==> flow/design.v <==
`timescale 1ns/10ps
module  CONV(
  input                      clk,
  input                      reset,
  output logic               busy,	
  input                      ready,	
  output logic        [13:0] iaddr,
  input               [7:0]  idata,	
  output logic               ioe,
  output logic               wen_L0,
  output logic               oe_L0,
  output logic        [13:0] addr_L0,
  output logic        [11:0] w_data_L0,
  input               [11:0] r_data_L0,
  output logic               wen_L1,
  output logic               oe_L1,
  output logic        [11:0] addr_L1,
  output logic        [11:0] w_data_L1,
  input               [11:0] r_data_L1,
  output logic               oe_weight,
  output logic        [15:0] addr_weight,
  input  logic signed [7:0]  r_data_weight,
  output logic               wen_L2,
  output logic        [3:0]  addr_L2,
  output logic        [31:0] w_data_L2
  );
  assign oe_L0 = 1'b0;
  localparam INITIAL0 = 0;
  localparam READ0    = 1;
  localparam EXECUTE0 = 2;
  localparam WRITE0   = 3;
  localparam DONE0    = 4;
  localparam EXECUTE1 = 0;
  localparam IDLE10   = 1;
  localparam WRITE1   = 2;
  localparam IDLE11   = 3;
  localparam DONE1    = 4;
  localparam INITIAL2 = 0;
  localparam IDLE20   = 1;
  localparam IDLE21   = 2;
  localparam READ2    = 3;
  localparam IDLE22   = 4;
  localparam IDLE23   = 5;
  localparam IDLE24   = 6;
  localparam IDLE25   = 7;
  localparam WRITE2   = 8;
  reg  [2:0]  layer0_cs;
  reg  [2:0]  layer0_ns;
  reg  [2:0]  layer1_cs;
  reg  [2:0]  layer1_ns;
  reg  [3:0]  layer2_cs;
  reg  [3:0]  layer2_ns;
  reg  [7:0]  column0_cnt;
  reg  [7:0]  column1_cnt;
  reg  [7:0]  row0_cnt;
  reg  [12:0] AfterFilter [0:8];
  reg  [7:0]  weight; 
  reg  [11:0] flatten;
  wire read0_done;
  wire read2_done;
  wire execute0_done;
  wire execute1_done;
  wire write0_done;
  wire write1_done;
  wire sr1_en;
  wire sr2_en;
  wire idle;
  assign read0_done = (iaddr==14'd130);
  assign read2_done = (addr_L1==4095);
  assign execute0_done = (iaddr==14'd133);
  assign execute1_done = (addr_L0==14'd129);
  assign write0_done = (addr_L0==16383);
  assign write1_done = (addr_L1==4095);
  assign sr1_en = (layer0_cs>=READ0);
  assign sr2_en = (layer1_cs>=EXECUTE1);
  assign idle = (column1_cnt>=126 && column1_cnt<255);
  always @(posedge clk, posedge reset) begin
    if (reset) layer0_cs <= INITIAL0;
    else       layer0_cs <= layer0_ns;
  end
  always @(*) begin
    layer0_ns=3'bx;
    case (layer0_cs)
      INITIAL0:
        begin
          if (ready)          layer0_ns=READ0;
          else                layer0_ns=INITIAL0;   
        end 
      READ0: 
        begin 
          if (read0_done)     layer0_ns=EXECUTE0;
          else                layer0_ns=READ0;     
        end 
      EXECUTE0: 
        begin 
          if (execute0_done)  layer0_ns=WRITE0;
          else                layer0_ns=EXECUTE0;  
        end  
      WRITE0: 
        begin 
          if (write0_done)    layer0_ns=DONE0;
          else                layer0_ns=WRITE0;    
        end
      DONE0:
        begin
                              layer0_ns=DONE0;     
        end
    endcase
  end
  always @(*) begin
    ioe=1;
    case (layer0_cs)
      INITIAL0:
        begin
        end
      READ0:
        begin
        end
      EXECUTE0:
        begin
        end
      WRITE0:
        begin
        end
      DONE0:
        begin
        end
    endcase
  end
  always @(posedge clk, posedge reset) begin
    if (reset) begin
      wen_L0<=0;
    end else begin
      if (layer0_ns==WRITE0) begin
        wen_L0<=1;
      end else begin
        wen_L0<=0;
      end
    end
  end
  always @(posedge clk, posedge reset) begin
    if (reset) layer1_cs <= EXECUTE1;
    else       layer1_cs <= layer1_ns;
  end
  always @(*) begin
    layer1_ns=2'bx;
    case (layer1_cs)
      EXECUTE1:
        begin
          if (execute1_done)  layer1_ns=IDLE10;
          else                layer1_ns=EXECUTE1;  
        end
      IDLE10:
        begin
                              layer1_ns=WRITE1;
        end
      WRITE1:
        begin
          if (write1_done)    layer1_ns=DONE1;
          else                layer1_ns=IDLE11;
        end
      IDLE11:
        begin
          if (idle)           layer1_ns=IDLE11;    
          else                layer1_ns=WRITE1;
        end
      DONE1:
        begin
                              layer1_ns=DONE1;     
        end
    endcase
  end
  always @(posedge clk, posedge reset) begin
    if (reset) begin
      wen_L1<=0;
    end else begin
      if (layer1_ns==WRITE1) begin
        wen_L1<=1;
      end else begin
        wen_L1<=0;
      end
    end
  end
  always @(posedge clk, posedge reset) begin
    if (reset) layer2_cs <= INITIAL2;
    else       layer2_cs <= layer2_ns;
  end
  always @(*) begin
    layer2_ns=4'bx;
    case (layer2_cs)
      INITIAL2:
        begin
          if (layer1_cs==DONE1) layer2_ns=IDLE20;
          else                  layer2_ns=INITIAL2;  
        end
      IDLE20:
        begin
                                layer2_ns=IDLE21; 
        end      
      IDLE21:      
        begin      
                                layer2_ns=READ2;   
        end
      READ2:
        begin
          if (read2_done)       layer2_ns=IDLE22;
          else                  layer2_ns=READ2;     
        end
      IDLE22:
        begin
                                layer2_ns=IDLE23;
        end
      IDLE23:
        begin
                                layer2_ns=IDLE24;   
        end
      IDLE24:
        begin
                                layer2_ns=IDLE25;   
        end
      IDLE25:  
        begin
                                layer2_ns=WRITE2;   
        end
      WRITE2:     
        begin      
                                layer2_ns=READ2;   
        end
    endcase
  end
  always @(*) begin
    wen_L2=0;
    oe_weight=1;
    oe_L1=0;
    case (layer2_cs)
      INITIAL2:
        begin
        end
      IDLE20:
        begin
          oe_L1=1;
        end
      IDLE21:
        begin
          oe_L1=1;
        end
      READ2:
        begin
          oe_L1=1;
        end
      IDLE22:
        begin
          oe_L1=1;
        end
      IDLE23:
        begin
          oe_L1=1;
        end
      IDLE24:
        begin
          oe_L1=1;
        end
      IDLE25:  
        begin
          oe_L1=1;
        end
      WRITE2: 
        begin
          wen_L2=1;
          oe_L1=1;
        end
    endcase
  end
  always @(posedge clk, posedge reset) begin
    if (reset) begin
      iaddr <= 0;
    end else begin
      iaddr <= iaddr+1;
    end
  end
  always @(posedge clk, posedge reset) begin
    if (reset) begin
      column0_cnt <= 0;
    end else begin
      if (layer0_cs>=EXECUTE0) begin
        if (column0_cnt!=127 && ioe) begin
          column0_cnt <= column0_cnt+1;
        end else if (column0_cnt==127 && ioe) begin
          column0_cnt <= 0;
        end
      end
    end
  end
  always @(posedge clk, posedge reset) begin
    if (reset) begin
      row0_cnt <= 0;
    end else begin
      if (layer0_cs>=EXECUTE0) begin
        if (column0_cnt!=127 && ioe) begin
          row0_cnt <= row0_cnt;
        end else if (column0_cnt==127 && ioe) begin
          row0_cnt <= row0_cnt+1;
        end
      end
    end
  end
  always @(posedge clk, posedge reset) begin
    if (reset) begin
      column1_cnt <= 0;
    end else begin
      if (layer1_cs>=WRITE1) begin
        if (column1_cnt!=255) begin
          column1_cnt <= column1_cnt+1;
        end else if (column1_cnt==255) begin
          column1_cnt <= 0;
        end
      end
    end
  end
  wire [7:0] p0;
  wire [7:0] p1;
  wire [7:0] p2;
  wire [7:0] p3;
  wire [7:0] p4;
  wire [7:0] p5;
  wire [7:0] p6;
  wire [7:0] p7;
  wire [7:0] p8;
  wire [8:0] p0_shf;
  wire [8:0] p5_shf;
  wire [8:0] p7_shf;
  wire [8:0] p8_shf;
  assign p0_shf = p0<<1;
  assign p5_shf = p5<<1;
  assign p7_shf = p7<<1;
  assign p8_shf = p8<<1;
  sr_8x259 sr1 (
    .clk(clk),
    .en(sr1_en),
    .sr_in(idata),
    .sr_tap1(p0),
    .sr_tap2(p1),
    .sr_tap3(p2),
    .sr_tap4(p3),
    .sr_tap5(p4),
    .sr_tap6(p5),
    .sr_tap7(p6),
    .sr_tap8(p7),
    .sr_tap9(p8)
  );
  always @(*) begin
    AfterFilter[0] =  - (p0_shf)       ;
    AfterFilter[1] =     0             ;
    AfterFilter[2] =     p2            ;
    AfterFilter[3] =     0             ;
    AfterFilter[4] =     p4            ;
    AfterFilter[5] =     p5_shf        ;
    AfterFilter[6] =     p6            ;
    AfterFilter[7] =     p7_shf        ;
    AfterFilter[8] =  -((p8_shf)+p8)   ;
    if (row0_cnt==0) begin
      AfterFilter[0] = 0;
      AfterFilter[1] = 0;
      AfterFilter[2] = 0;
    end
    if (column0_cnt==0) begin
      AfterFilter[0] = 0;
      AfterFilter[3] = 0;
      AfterFilter[6] = 0;
    end 
    if (column0_cnt==127) begin
      AfterFilter[2] = 0;
      AfterFilter[5] = 0;
      AfterFilter[8] = 0;
    end 
    if (row0_cnt==127) begin
      AfterFilter[6] = 0;
      AfterFilter[7] = 0;
      AfterFilter[8] = 0;
    end 
  end
  wire [12:0] add0_0;
  wire [12:0] add1_0;
  wire [12:0] add2_0;
  wire [12:0] add3_0;
  reg  [12:0] add0;
  reg  [12:0] add1;
  reg  [12:0] add2;
  reg  [12:0] add3;
  assign add0_0 = AfterFilter[0]+AfterFilter[2];
  assign add1_0 = AfterFilter[4]+AfterFilter[5];
  assign add2_0 = AfterFilter[6]+AfterFilter[7];
  assign add3_0 = AfterFilter[8];
  always @(posedge clk, posedge reset) begin
    if (reset) begin
      add0 <= 0; 
      add1 <= 0;
      add2 <= 0;
      add3 <= 0;
    end else begin
      add0 <= add0_0; 
      add1 <= add1_0;
      add2 <= add2_0;
      add3 <= add3_0;
    end
  end
  wire [12:0] add4_1;
  wire [12:0] add5_1;
  reg  [12:0] add4;
  reg  [12:0] add5;
  assign add4_1 = add0+add1;
  assign add5_1 = add2+add3;
  always @(posedge clk, posedge reset) begin
    if (reset) begin
      add4 <= 0;
      add5 <= 0;
    end else begin
      add4 <= add4_1;
      add5 <= add5_1;
    end
  end
  wire [12:0] add6_2;
  assign add6_2 = add4+add5;
  always @(posedge clk, posedge reset) begin
    if (reset) begin
      w_data_L0 <= 0;
    end else begin
      if (add6_2[12]) begin
        w_data_L0 <= 0;
      end else begin
        w_data_L0 <= add6_2;
      end
    end
  end
  always @(posedge clk, posedge reset) begin
    if (reset) begin
      addr_L0 <= 0;
    end else begin
      if (wen_L0) begin
        addr_L0 <= addr_L0+1;
      end
    end
  end
  wire [11:0] reg0;
  wire [11:0] reg1;
  sr_12x130 sr2 (
    .clk(clk),
    .en(sr2_en),
    .sr_in(w_data_L0),
    .sr_tap1(reg0),
    .sr_tap2(reg1)
  );
  reg [11:0] max_temp;
  always @(posedge clk, posedge reset) begin
    if (reset) begin
      max_temp <= 0;
    end else begin
      if (reg0>=reg1) begin
        max_temp <= reg0;
      end else begin
        max_temp <= reg1;
      end
    end
  end
  always @(posedge clk, posedge reset) begin
    if (reset) begin
      w_data_L1 <= 0;
    end else begin
      if (max_temp>= reg0 && max_temp>= reg1) begin
        w_data_L1 <= max_temp;
      end else if (reg0>= max_temp && reg0>= reg1) begin
        w_data_L1 <= reg0;
      end else begin
        w_data_L1 <= reg1;
      end
    end
  end
  always @(posedge clk, posedge reset) begin
    if (reset) begin
      addr_L1 <= 0;
    end else begin
      if (wen_L1||layer1_cs==DONE1) begin
        addr_L1 <= addr_L1+1;
      end
    end
  end
  always @(posedge clk, posedge reset) begin
    if (reset) begin
      addr_weight <= 0;
    end else begin
      if (layer1_cs==DONE1) begin
        addr_weight <= addr_weight+1;
      end
    end
  end
  always @(posedge clk, posedge reset) begin
    if (reset) begin
      weight <= 0;
      flatten <= 0;
    end else begin
      weight <= r_data_weight;
      flatten <= r_data_L1;
    end
  end
  wire [20:0] fc0;
  reg [20:0] fc;
  mul FC (
    .in1(weight),
    .in2({1'b0,flatten}),
    .out(fc0)
  );
  always @(posedge clk, posedge reset) begin
    if (reset) begin
      fc <= 0;
    end else begin
      fc <= fc0;
    end
  end
  reg  [31:0] fc_acc;
  wire [31:0] fc_sum0;
  wire [31:0] signed_fc;
  wire [31:0] signed_fc_acc;
  assign signed_fc = $signed(fc);
  assign signed_fc_acc = $signed(fc_acc);
  CLA32 cla (
    .a(signed_fc),
    .b(signed_fc_acc),
    .cin(1'b0),
    .out(fc_sum0)
  );
  always @(posedge clk, posedge reset) begin
    if (reset) begin
      fc_acc <= 0;
    end else begin 
      if (layer2_cs==IDLE24) begin
        fc_acc <= 0;
      end else begin
        if ((layer2_cs==READ2||layer2_cs==IDLE21||layer2_cs==IDLE22||layer2_cs==IDLE23||layer2_cs==IDLE25||layer2_cs==WRITE2) && addr_L1!=2) begin
          fc_acc <= fc_sum0;
        end
      end
    end
  end
  reg [31:0] fc_sum;
  always @(posedge clk, posedge reset) begin
    if (reset) begin
      fc_sum <= 0;
    end else begin
      fc_sum <= fc_sum0;
    end
  end
  reg [31:0] w_data_L2_reg;
  wire [15:0] fc_sum_shf;
  assign fc_sum_shf = fc_sum>>16;
  always @(*) begin
    if (fc_sum[31]==1) begin
      w_data_L2_reg = $signed(fc_sum_shf);
    end else begin
      w_data_L2_reg = fc_sum;
    end
  end
  always @(posedge clk, posedge reset) begin
    if (reset) begin
      w_data_L2 <= 0;
    end else begin
      if (layer2_cs==INITIAL2) begin
        w_data_L2 <= 0;
      end else begin
        w_data_L2 <= w_data_L2_reg;
      end
    end       
  end
  always @(posedge clk, posedge reset) begin
    if (reset) begin
      addr_L2 <= 0;
    end else begin
      if (wen_L2) begin
        addr_L2 <= addr_L2+1;
      end
    end
  end
  always @(posedge clk, posedge reset) begin
    if (reset) begin
      busy <= 0;
    end else begin
      case (addr_weight)
        40963: busy <= 1;
        40964: busy <= 0;
      endcase
    end
  end
endmodule
module CLA32 (
  input [31:0] a,
  input [31:0] b,
  input        cin,
  output [32:0] out
);
  wire cout0;
  wire cout1;
  wire cout2;
  CLA8 cla0 (.a(a[7:0]),   .b(b[7:0]),   .cin(cin),   .sum(out[7:0]),   .cout(cout0)   );
  CLA8 cla1 (.a(a[15:8]),  .b(b[15:8]),  .cin(cout0), .sum(out[15:8]),  .cout(cout1)   );
  CLA8 cla2 (.a(a[23:16]), .b(b[23:16]), .cin(cout1), .sum(out[23:16]), .cout(cout2)   );
  CLA8 cla3 (.a(a[31:24]), .b(b[31:24]), .cin(cout2), .sum(out[31:24]), .cout(out[32]) );
endmodule
module CLA8 (
  input [7:0] a,
  input [7:0] b,
  input       cin,
  output [7:0] sum,
  output       cout
);
  wire [7:0] p;
  wire [7:0] g;
  wire [6:0] c;  
  CLG clg8 (
    .cin(cin),
    .p(p),
    .g(g),
    .cout({cout, c[6:0]})
  );
  CLA_FA cla_fa0 (.a(a[0]), .b(b[0]), .cin(cin), .sum(sum[0]), .g(g[0]), .p(p[0]));
  genvar i;
  generate
  for (i=1;i<8;i=i+1) begin:cla_fa
    CLA_FA cla_fa (.a(a[i]), .b(b[i]), .cin(c[i-1]), .sum(sum[i]), .g(g[i]), .p(p[i]));
  end
  endgenerate
endmodule
module CLG (
  input cin,
  input [7:0] p,
  input [7:0] g,
  output [7:0] cout
);
  assign cout[0] = (cin & p[0])                                                  | (g[0])                                                                                                                                                                                                                                                                     ;
  assign cout[1] = (cin & p[0] & p[1])                                           | (g[0] & p[1])                                           | (g[1])                                                                                                                                                                                                           ;
  assign cout[2] = (cin & p[0] & p[1] & p[2])                                    | (g[0] & p[1] & p[2])                                    | (g[1] & p[2])                                    | (g[2])                                                                                                                                                        ;
  assign cout[3] = (cin & p[0] & p[1] & p[2] & p[3])                             | (g[0] & p[1] & p[2] & p[3])                             | (g[1] & p[2] & p[3])                             | (g[2] & p[3])                             | (g[3] )                                                                                                           ;
  assign cout[4] = (cin & p[0] & p[1] & p[2] & p[3] & p[4])                      | (g[0] & p[1] & p[2] & p[3] & p[4])                      | (g[1] & p[2] & p[3] & p[4])                      | (g[2] & p[3] & p[4])                      | (g[3] & p[4])                      | (g[4])                                                                       ;
  assign cout[5] = (cin & p[0] & p[1] & p[2] & p[3] & p[4] & p[5])               | (g[0] & p[1] & p[2] & p[3] & p[4] & p[5])               | (g[1] & p[2] & p[3] & p[4] & p[5])               | (g[2] & p[3] & p[4] & p[5])               | (g[3] & p[4] & p[5])               | (g[4] & p[5])               | (g[5])                                         ;
  assign cout[6] = (cin & p[0] & p[1] & p[2] & p[3] & p[4] & p[5] & p[6])        | (g[0] & p[1] & p[2] & p[3] & p[4] & p[5] & p[6])        | (g[1] & p[2] & p[3] & p[4] & p[5] & p[6])        | (g[2] & p[3] & p[4] & p[5] & p[6])        | (g[3] & p[4] & p[5] & p[6])        | (g[4] & p[5] & p[6])        | (g[5] & p[6])         | (g[6])                 ;
  assign cout[7] = (cin & p[0] & p[1] & p[2] & p[3] & p[4] & p[5] & p[6] & p[7]) | (g[0] & p[1] & p[2] & p[3] & p[4] & p[5] & p[6] & p[7]) | (g[1] & p[2] & p[3] & p[4] & p[5] & p[6] & p[7]) | (g[2] & p[3] & p[4] & p[5] & p[6] & p[7]) | (g[3] & p[4] & p[5] & p[6] & p[7]) | (g[4] & p[5] & p[6] & p[7]) | (g[5] & p[6] & p[7])  | (g[6] & p[7]) | (g[7]) ;
endmodule
module CLA_FA (  
  input a,
  input b,
  input cin,
  output sum,
  output p,
  output g
);
  assign sum = a^b^cin;
  assign p   = a|b;
  assign g   = a&b;
endmodule
module mul (
  input  [7:0]  in1,  
  input  [12:0] in2,  
  output reg [20:0] out  
);
  reg  [20:0] add0;
  reg  [18:0] add1;
  reg  [16:0] add2;
  reg  [14:0] add3;
  reg  [12:0] add4;
  reg  [10:0] add5;
  reg  [8:0]  add6;
  wire [8:0]  in1_shf;
  wire [9:0]  in1_x;   
  wire [9:0]  in1_x2;
  assign in1_shf = in1<<1;
  assign in1_x   = {{2{in1[7]}}, in1};
  assign in1_x2  = in1_x<<1;
  always @(*) begin
    add0=0;
    case ({in2[1:0],1'b0})
      3'b000, 3'b111 : add0 =  0; 
      3'b001, 3'b010 : add0 = $signed( in1     ); 
      3'b101, 3'b110 : add0 = $signed(-in1_x   ); 
      3'b011         : add0 = $signed( in1_shf ); 
      3'b100         : add0 = $signed(-in1_x2  ); 
    endcase
  end
  always @(*) begin
    add1=0;
    case (in2[3:1])
      3'b000, 3'b111 : add1 =  0; 
      3'b001, 3'b010 : add1 = $signed( in1     ); 
      3'b101, 3'b110 : add1 = $signed(-in1_x   ); 
      3'b011         : add1 = $signed( in1_shf ); 
      3'b100         : add1 = $signed(-in1_x2  ); 
    endcase
  end
  always @(*) begin
    add2=0;
    case (in2[5:3])
      3'b000, 3'b111 : add2 =  0; 
      3'b001, 3'b010 : add2 = $signed( in1     ); 
      3'b101, 3'b110 : add2 = $signed(-in1_x   ); 
      3'b011         : add2 = $signed( in1_shf ); 
      3'b100         : add2 = $signed(-in1_x2  ); 
    endcase
  end
  always @(*) begin
    add3=0;
    case (in2[7:5])
      3'b000, 3'b111 : add3 =  0; 
      3'b001, 3'b010 : add3 = $signed( in1     ); 
      3'b101, 3'b110 : add3 = $signed(-in1_x   ); 
      3'b011         : add3 = $signed( in1_shf ); 
      3'b100         : add3 = $signed(-in1_x2  ); 
    endcase
  end
  always @(*) begin
    add4=0;
    case (in2[9:7])
      3'b000, 3'b111 : add4 =  0; 
      3'b001, 3'b010 : add4 = $signed( in1     ); 
      3'b101, 3'b110 : add4 = $signed(-in1_x   ); 
      3'b011         : add4 = $signed( in1_shf ); 
      3'b100         : add4 = $signed(-in1_x2  ); 
    endcase
  end
  always @(*) begin
    add5=0;
    case (in2[11:9])
      3'b000, 3'b111 : add5 =  0; 
      3'b001, 3'b010 : add5 = $signed( in1     ); 
      3'b101, 3'b110 : add5 = $signed(-in1_x   ); 
      3'b011         : add5 = $signed( in1_shf ); 
      3'b100         : add5 = $signed(-in1_x2  ); 
    endcase
  end
  always @(*) begin
    add6=0;
    case ({in2[12],in2[12:11]})
      3'b000, 3'b111 : add6 =  0; 
      3'b001, 3'b010 : add6 = $signed( in1     ); 
      3'b101, 3'b110 : add6 = $signed(-in1_x   ); 
      3'b011         : add6 = $signed( in1_shf ); 
      3'b100         : add6 = $signed(-in1_x2  ); 
    endcase
  end
  wire [20:0] sum0;
  wire [20:0] carry0;
  wire [20:0] carry0_shf;
  assign carry0_shf = carry0<<1;
  adder21 adder21_0 (
    .a(add0),
    .b({add1,2'b0}),
    .cin({add2,4'b0}),
    .sum(sum0),
    .cout(carry0)
  );
  wire [20:0] sum1;
  wire [20:0] carry1;
  wire [20:0] carry1_shf;
  assign carry1_shf = carry1<<1;
  adder21 adder21_1 (
    .a({add3,6'b0}),
    .b({add4,8'b0}),
    .cin({add5,10'b0}),
    .sum(sum1),
    .cout(carry1)
  );
  wire [20:0] sum2;
  wire [20:0] carry2;
  wire [20:0] carry2_shf;
  assign carry2_shf = carry2<<1;
  adder21 adder21_2 (
    .a(sum0),
    .b(carry0_shf),
    .cin(sum1),
    .sum(sum2),
    .cout(carry2)
  );
  wire [20:0] sum3;
  wire [20:0] carry3;
  wire [20:0] carry3_shf;
  assign carry3_shf = carry3<<1;
  adder21 adder21_3 (
    .a(carry1_shf),
    .b(carry2_shf),
    .cin(sum2),
    .sum(sum3),
    .cout(carry3)
  );
  wire [20:0] sum4;
  wire [20:0] carry4;
  wire [20:0] carry4_shf;
  assign carry4_shf = carry4<<1;
  adder21 adder21_4 (
    .a(carry3_shf),
    .b(sum3),
    .cin({add6,12'b0}),
    .sum(sum4),
    .cout(carry4)
  );
  reg [11:0] out_temp0;  
  reg [10:0] out_temp1;
  reg [10:0] out_temp2;
  always @(*) begin
    out_temp0 = sum4[10:0]+carry4_shf[10:0]; 
  end
  always @(*) begin
    out_temp1 = sum4[20:11]+carry4_shf[20:11]+1;  
    out_temp2 = sum4[20:11]+carry4_shf[20:11];    
  end
  always @(*) begin
    if (out_temp0[11]) begin  
      out = {out_temp1, out_temp0[10:0]};
    end else begin            
      out = {out_temp2, out_temp0[10:0]};
    end
  end
endmodule
module adder21 (
  input [20:0] a,
  input [20:0] b,
  input [20:0] cin,
  output [20:0] sum,
  output [20:0] cout
);
  genvar i;
  generate
    for (i=0;i<21;i=i+1) begin:FA
      FA fa (.a(a[i]), .b(b[i]), .cin(cin[i]), .sum(sum[i]), .cout(cout[i]));
    end
  endgenerate
endmodule
module FA (
  input a, 
  input b,
  input cin,
  output sum, 
  output cout 
);
  wire c1, c2, s1;
  HA ha1(.a(a), .b(b), .cout(c1), .sum(s1));
  HA ha2(.a(s1), .b(cin), .cout(c2), .sum(sum));
  or (cout, c1, c2);
endmodule
module HA (
  input a, 
  input b,
  output sum, 
  output cout 
);
  xor (sum, a, b);
  and (cout, a, b);
endmodule
module sr_8x259 (
  input clk,
  input en,
  input  [7:0] sr_in,
  output [7:0] sr_tap1,
  output [7:0] sr_tap2,
  output [7:0] sr_tap3,
  output [7:0] sr_tap4,
  output [7:0] sr_tap5,
  output [7:0] sr_tap6,
  output [7:0] sr_tap7, 
  output [7:0] sr_tap8, 
  output [7:0] sr_tap9 
);
  reg [7:0] sr [0:258];
  integer i;
  always @(posedge clk) begin
    if (en) begin
      sr[258] <= sr_in;
      for (i=0;i<258;i=i+1) begin
        sr[i] <= sr[i+1];
      end
    end
  end
  assign sr_tap1 = sr[0];
  assign sr_tap2 = sr[1];
  assign sr_tap3 = sr[2];
  assign sr_tap4 = sr[128];
  assign sr_tap5 = sr[129];
  assign sr_tap6 = sr[130];
  assign sr_tap7 = sr[256];
  assign sr_tap8 = sr[257];
  assign sr_tap9 = sr[258];
endmodule
module sr_12x130 (
  input clk,
  input en,
  input  [11:0] sr_in,
  output [11:0] sr_tap1,
  output [11:0] sr_tap2
);
  reg [11:0] sr [0:129];
  integer i;
  always @(posedge clk) begin
    if (en) begin
      sr[129] <= sr_in;
      for (i=0;i<129;i=i+1) begin
        sr[i] <= sr[i+1];
      end
    end
  end
  assign sr_tap1 = sr[1];
  assign sr_tap2 = sr[129];
endmodule
# From RTL to reports: CONV
# What the tools print for CONV, step after step.
# Line numbers count from 1 in the design file above.
# The mark - stands for no value.
# inputs
top_module	CONV
clock	clk
library	sky130hd
lib_corner	tt_025C_1v80

# Elaborated design
# Yosys after proc, flatten, opt, wreduce and memory -nomap, before mapping. Print and check cells are not counted.
# Memory sizes are those after Yosys's memory passes, which may raise the word count (mostly to a power of two), join words into wider ones and drop unused or constant bits.
# bits
ff_bits	3968
romBits	32
mem_count	1
output_inout_bits	124
# op_classes
n_addsub	23
n_cmp	10
eq_ne	69
n_mux	45
n_logic	724
reduce_and_logical	45
# mem_list
memory	size	word_bits	read_ports	write_ports	line_no	text
(name not given)	16	2	1	0	235	case (layer2_cs)
# op_table
operator	n
1-bit bitwise AND	296
1-bit OR	217
1-bit XOR	210
32-bit two-way mux	4
19-bit parallel mux with 5-bit select	1
17-bit parallel mux with 5-bit select	1
21-bit parallel mux with 4-bit select	1
13-bit two-way mux	6
15-bit parallel mux with 5-bit select	1
3-bit equality test with constant B	22
13-bit adder	5
13-bit parallel mux with 5-bit select	1
11-bit parallel mux with 5-bit select	1
12-bit greater-or-equal comparator	4
3-bit by 2-bit equality test with 1-bit output with constant B	16
12-bit two-way mux	4
8-bit two-way mux	6
14-bit by 8-bit equality test with 1-bit output with constant B	3
16-bit equality test with constant B	2
2-bit OR reduction	16
4-bit parallel mux with 8-bit select	1
3-bit parallel mux with 5-bit select	2
14-bit by 1-bit adder with 14-bit output with constant B	2
3-bit logical NOT	8
8-bit by 1-bit adder with 8-bit output with constant B	3
3-bit by 1-bit equality test with 1-bit output with constant B	7
21-bit two-way mux	1
10-bit adder	2
# Not listed: further kinds 42, cells in them 73.

# Depth
# Depth = most cells in a row (Yosys ltp): at word level without a register or memory, in the mapped netlist without a sequential cell, where the memories' decode and read muxes count.
# depth
word_depth	64
abc_area	1
ltp_mapped	35

# Synthesis result
# The flow's flattened synthesis, as Yosys stat reports it; memories are mapped. The netlist is that of the ABC_AREA named above (0 if unset); the other value can give another one.
# types
cell	n
sky130_fd_sc_hd__edfxtp_1	3620
sky130_fd_sc_hd__dfrtp_1	344
sky130_fd_sc_hd__ha_1	227
sky130_fd_sc_hd__inv_1	473
sky130_fd_sc_hd__fa_1	66
sky130_fd_sc_hd__nand2_1	337
sky130_fd_sc_hd__xor2_1	110
sky130_fd_sc_hd__nor2_1	218
sky130_fd_sc_hd__a21oi_1	105
sky130_fd_sc_hd__o21ai_0	98
sky130_fd_sc_hd__xnor2_1	45
sky130_fd_sc_hd__nor3_1	59
sky130_fd_sc_hd__nand3_1	57
sky130_fd_sc_hd__o22ai_1	35
sky130_fd_sc_hd__nand4_1	24
sky130_fd_sc_hd__a221oi_1	15
sky130_fd_sc_hd__clkbuf_1	30
sky130_fd_sc_hd__o221ai_1	12
# Not listed: further types 40, cells in them 145.
# synth_totals
stdcells	6020
synth_area_um2	130138.6
sequential_area_um2	117365.1
ff_cells	3966
buf_cells	34

# Timing after synthesis
# OpenSTA on the mapped netlist: ideal clock, no wires. The path of least setup slack (recovery checks aside). Input and output delay are each 20% of the period. Register names are those of the netlist, which keeps one name where synthesis merged equal registers.
# synth_path
path_type	reg2reg
from	register layer1_cs
to	register sr2.sr[100][0]
tclk_ns	8.0
setup_time_ns	14.330
launch_ns	0.000
t_arrival_ns	35.024
setup_slack_ns	-41.354
delay_ns	49.354
path_stages	4
n_path_buf	1
period_less_setup_slack_ns	49.354
# "delay_ns" is the arrival time less input delay plus setup time.
# "path_stages" counts driving pins, that of a launching flip-flop among them; a cell with two outputs on the path counts twice.
# "period_less_setup_slack_ns" is the clock period less the worst setup slack; recovery checks do not enter. This is arithmetic on one report: input and output delays are still those of the set period (20% each).
# An end named without its bit number is one bit of that signal or, where synthesis recoded a state register, one of its new flip-flops.
# synth_via
cell_sequence	sky130_fd_sc_hd__dfrtp_1 -> sky130_fd_sc_hd__clkbuf_1 -> sky130_fd_sc_hd__nor2_1 -> sky130_fd_sc_hd__nand3_1
# synth_lines
element	line_no	text
start, declared	49	reg  [2:0]  layer1_cs;
start, assigned	142	if (reset) layer1_cs <= EXECUTE1;
start, assigned	143	else       layer1_cs <= layer1_ns;
end, assigned	901	sr[i] <= sr[i+1];
end, declared	895	reg [11:0] sr [0:129];
# Chain of elaborated cells between the ends: none given.

# Worst path after layout
# Path of least setup slack in the final report of run A (OpenROAD, finished layout, wires in). Where an end is a register, its clock arrival counts in the times.
# layout_path
path_type	reg2reg
from	register weight[3]
to	register fc[19]
tclk_ns	12.8
setup_time_ns	0.12
launch_ns	0.82
t_arrival_ns	7.78
setup_slack_ns	5.72
path_stages	34
n_path_buf	1
# Between the ends stands the longest chain of elaborated cells between them, by number of cells; it is not shown to be the way that was timed. Of several equally long chains one is given.
# Each line given opens the expression or statement behind the cell; cells for indexed reads and writes are added by Yosys, which also makes memories of some case tables.
# layout_via
cell_sequence	sky130_fd_sc_hd__dfrtp_1 -> sky130_fd_sc_hd__buf_4 -> sky130_fd_sc_hd__clkinv_1 -> sky130_fd_sc_hd__nand2_1 -> sky130_fd_sc_hd__nor2_1 -> sky130_fd_sc_hd__inv_1 -> sky130_fd_sc_hd__nor2_1 -> sky130_fd_sc_hd__inv_1 -> sky130_fd_sc_hd__nor2_1 -> sky130_fd_sc_hd__nor2_1 -> sky130_fd_sc_hd__inv_1 -> sky130_fd_sc_hd__nand2_1 -> sky130_fd_sc_hd__a221o_1 -> sky130_fd_sc_hd__inv_1 -> sky130_fd_sc_hd__fa_1 -> sky130_fd_sc_hd__fa_1 -> sky130_fd_sc_hd__inv_1 -> sky130_fd_sc_hd__ha_1 -> sky130_fd_sc_hd__ha_1 -> sky130_fd_sc_hd__ha_1 -> sky130_fd_sc_hd__a21oi_1 -> sky130_fd_sc_hd__nand2_1 -> sky130_fd_sc_hd__a21oi_1 -> sky130_fd_sc_hd__inv_1 -> sky130_fd_sc_hd__a21oi_1 -> sky130_fd_sc_hd__inv_1 -> sky130_fd_sc_hd__nand2_1 -> sky130_fd_sc_hd__nand2_1 -> sky130_fd_sc_hd__a21o_1 -> sky130_fd_sc_hd__a21oi_1 -> sky130_fd_sc_hd__o21ai_0 -> sky130_fd_sc_hd__a21oi_1 -> sky130_fd_sc_hd__o21ai_0 -> sky130_fd_sc_hd__xor2_1
elab_chain_len	17
cone_cells	328
classes_between	add/sub (6); mux (8); logic (314)
# layout_lines
element	line_no	text
start, declared	57	reg  [7:0]  weight;
start, assigned	498	weight <= 0;
start, assigned	501	weight <= r_data_weight;
10-bit negator	683	3'b100         : add0 = $signed(-in1_x2  );
21-bit parallel mux with 4-bit select	678	case ({in2[1:0],1'b0})
1-bit XOR	851	xor (sum, a, b);
1-bit bitwise AND	852	and (cout, a, b);
1-bit OR	843	or (cout, c1, c2);
1-bit XOR	851
1-bit bitwise AND	852
[3 not listed]	-
1-bit OR	843
1-bit XOR	851
1-bit bitwise AND	852
1-bit OR	843
10-bit adder	808	out_temp1 = sum4[20:11]+carry4_shf[20:11]+1;
10-bit by 1-bit adder with 10-bit output	808
21-bit two-way mux	812	if (out_temp0[11]) begin
end, assigned	514	fc <= 0;
end, assigned	516	fc <= fc0;
end, declared	506	reg [20:0] fc;

Memo
Re: implementation data of CONV

Top module CONV; platform sky130hd; tools Yosys and OpenROAD; 2 stored runs in no particular order. Input and output delays are each 20% of the period that was set; the output load is 0.01 pF.
By "achieved_clock_period_ns" is meant the clock period of the run minus its worst setup slack. This is arithmetic on one report: input and output delays are still those of the set period (20% each).
"critical_path_time_ns" means the part of the period allowed to the worst setup path (the constraints hold back 20% at inputs and 20% at outputs) less its slack; where the path has registers, the arrival times of their clocks count too.
"power_mw" is the tool's figure for a default switching activity; nothing was simulated.

Run A, flow files:
==> flow/run.sh <==
#!/bin/bash
# the make line also repeats the synthesis and layout settings of config.mk as NAME=value (left out here)
make -C /OpenROAD-flow-scripts/flow DESIGN_CONFIG=/design/flow/config.mk WORK_HOME=/design/flow/orfs CLKGATE_MAP_FILE= finish
==> flow/config.mk <==
export PLATFORM = sky130hd
export DESIGN_NAME = CONV
export DESIGN_NICKNAME = CONV
export VERILOG_FILES = /design/flow/design.v
export SDC_FILE = /design/flow/constraint.sdc
export NUM_CORES = 4
export LEC_CHECK = 0
export ABC_AREA = 1
export CAP_MARGIN = 15
export CORE_ASPECT_RATIO = 1.72
export CORE_MARGIN = 2
export CORE_UTILIZATION = 61
export CTS_CLUSTER_DIAMETER = 93
export MAX_ROUTING_LAYER = met5
export PLACE_DENSITY = 0.65
export SETUP_SLACK_MARGIN = 0.1
export SLEW_MARGIN = 0
export TNS_END_PERCENT = 15
==> flow/constraint.sdc <==
create_clock -name core_clock -period 12.8 [get_ports {clk}]
set_input_delay 2.5600 -clock core_clock [delete_from_list [all_inputs] [get_ports {clk}]]
set_output_delay 2.5600 -clock core_clock [all_outputs]
set_load 0.01 [all_outputs]

==> results of run A, as CSV <==
result,value
synthArea_um2,130138.6
die_footprint_um2,217187.0
final_stdcell_area_um2,146612.0
fin_util_frac,0.691
worst_setup_slack_ns,5.719
fin_tns_ns,0.000
holdWs_ns,0.367
power_mw,25.679
achieved_clock_period_ns,7.081
critical_path_time_ns,7.08
path_kind,"reg2reg"

Run B, flow files:
==> flow/run.sh <==
#!/bin/bash
# the make line also repeats the synthesis and layout settings of config.mk as NAME=value (left out here)
make -C /OpenROAD-flow-scripts/flow DESIGN_CONFIG=/design/flow/config.mk WORK_HOME=/design/flow/orfs CLKGATE_MAP_FILE= finish
==> flow/config.mk <==
export PLATFORM = sky130hd
export DESIGN_NAME = CONV
export DESIGN_NICKNAME = CONV
export VERILOG_FILES = /design/flow/design.v
export SDC_FILE = /design/flow/constraint.sdc
export NUM_CORES = 4
export LEC_CHECK = 0
export ABC_AREA = 0
export CAP_MARGIN = 20
export CELL_PAD_IN_SITES_DETAIL_PLACEMENT = 2
export CORE_MARGIN = 5
export CORE_UTILIZATION = 65
export CTS_CLUSTER_DIAMETER = 354
export CTS_CLUSTER_SIZE = 41
export GPL_ROUTABILITY_DRIVEN = 1
export GPL_TIMING_DRIVEN = 0
export PLACE_DENSITY_LB_ADDON = 0.14
export SETUP_SLACK_MARGIN = 2.4
export SLEW_MARGIN = 10
export TNS_END_PERCENT = 30
==> flow/constraint.sdc <==
create_clock -name core_clock -period 8.0 [get_ports {clk}]
set_input_delay 1.6000 -clock core_clock [delete_from_list [all_inputs] [get_ports {clk}]]
set_output_delay 1.6000 -clock core_clock [all_outputs]
set_load 0.01 [all_outputs]

Run B: no results, placement failed with a tool error
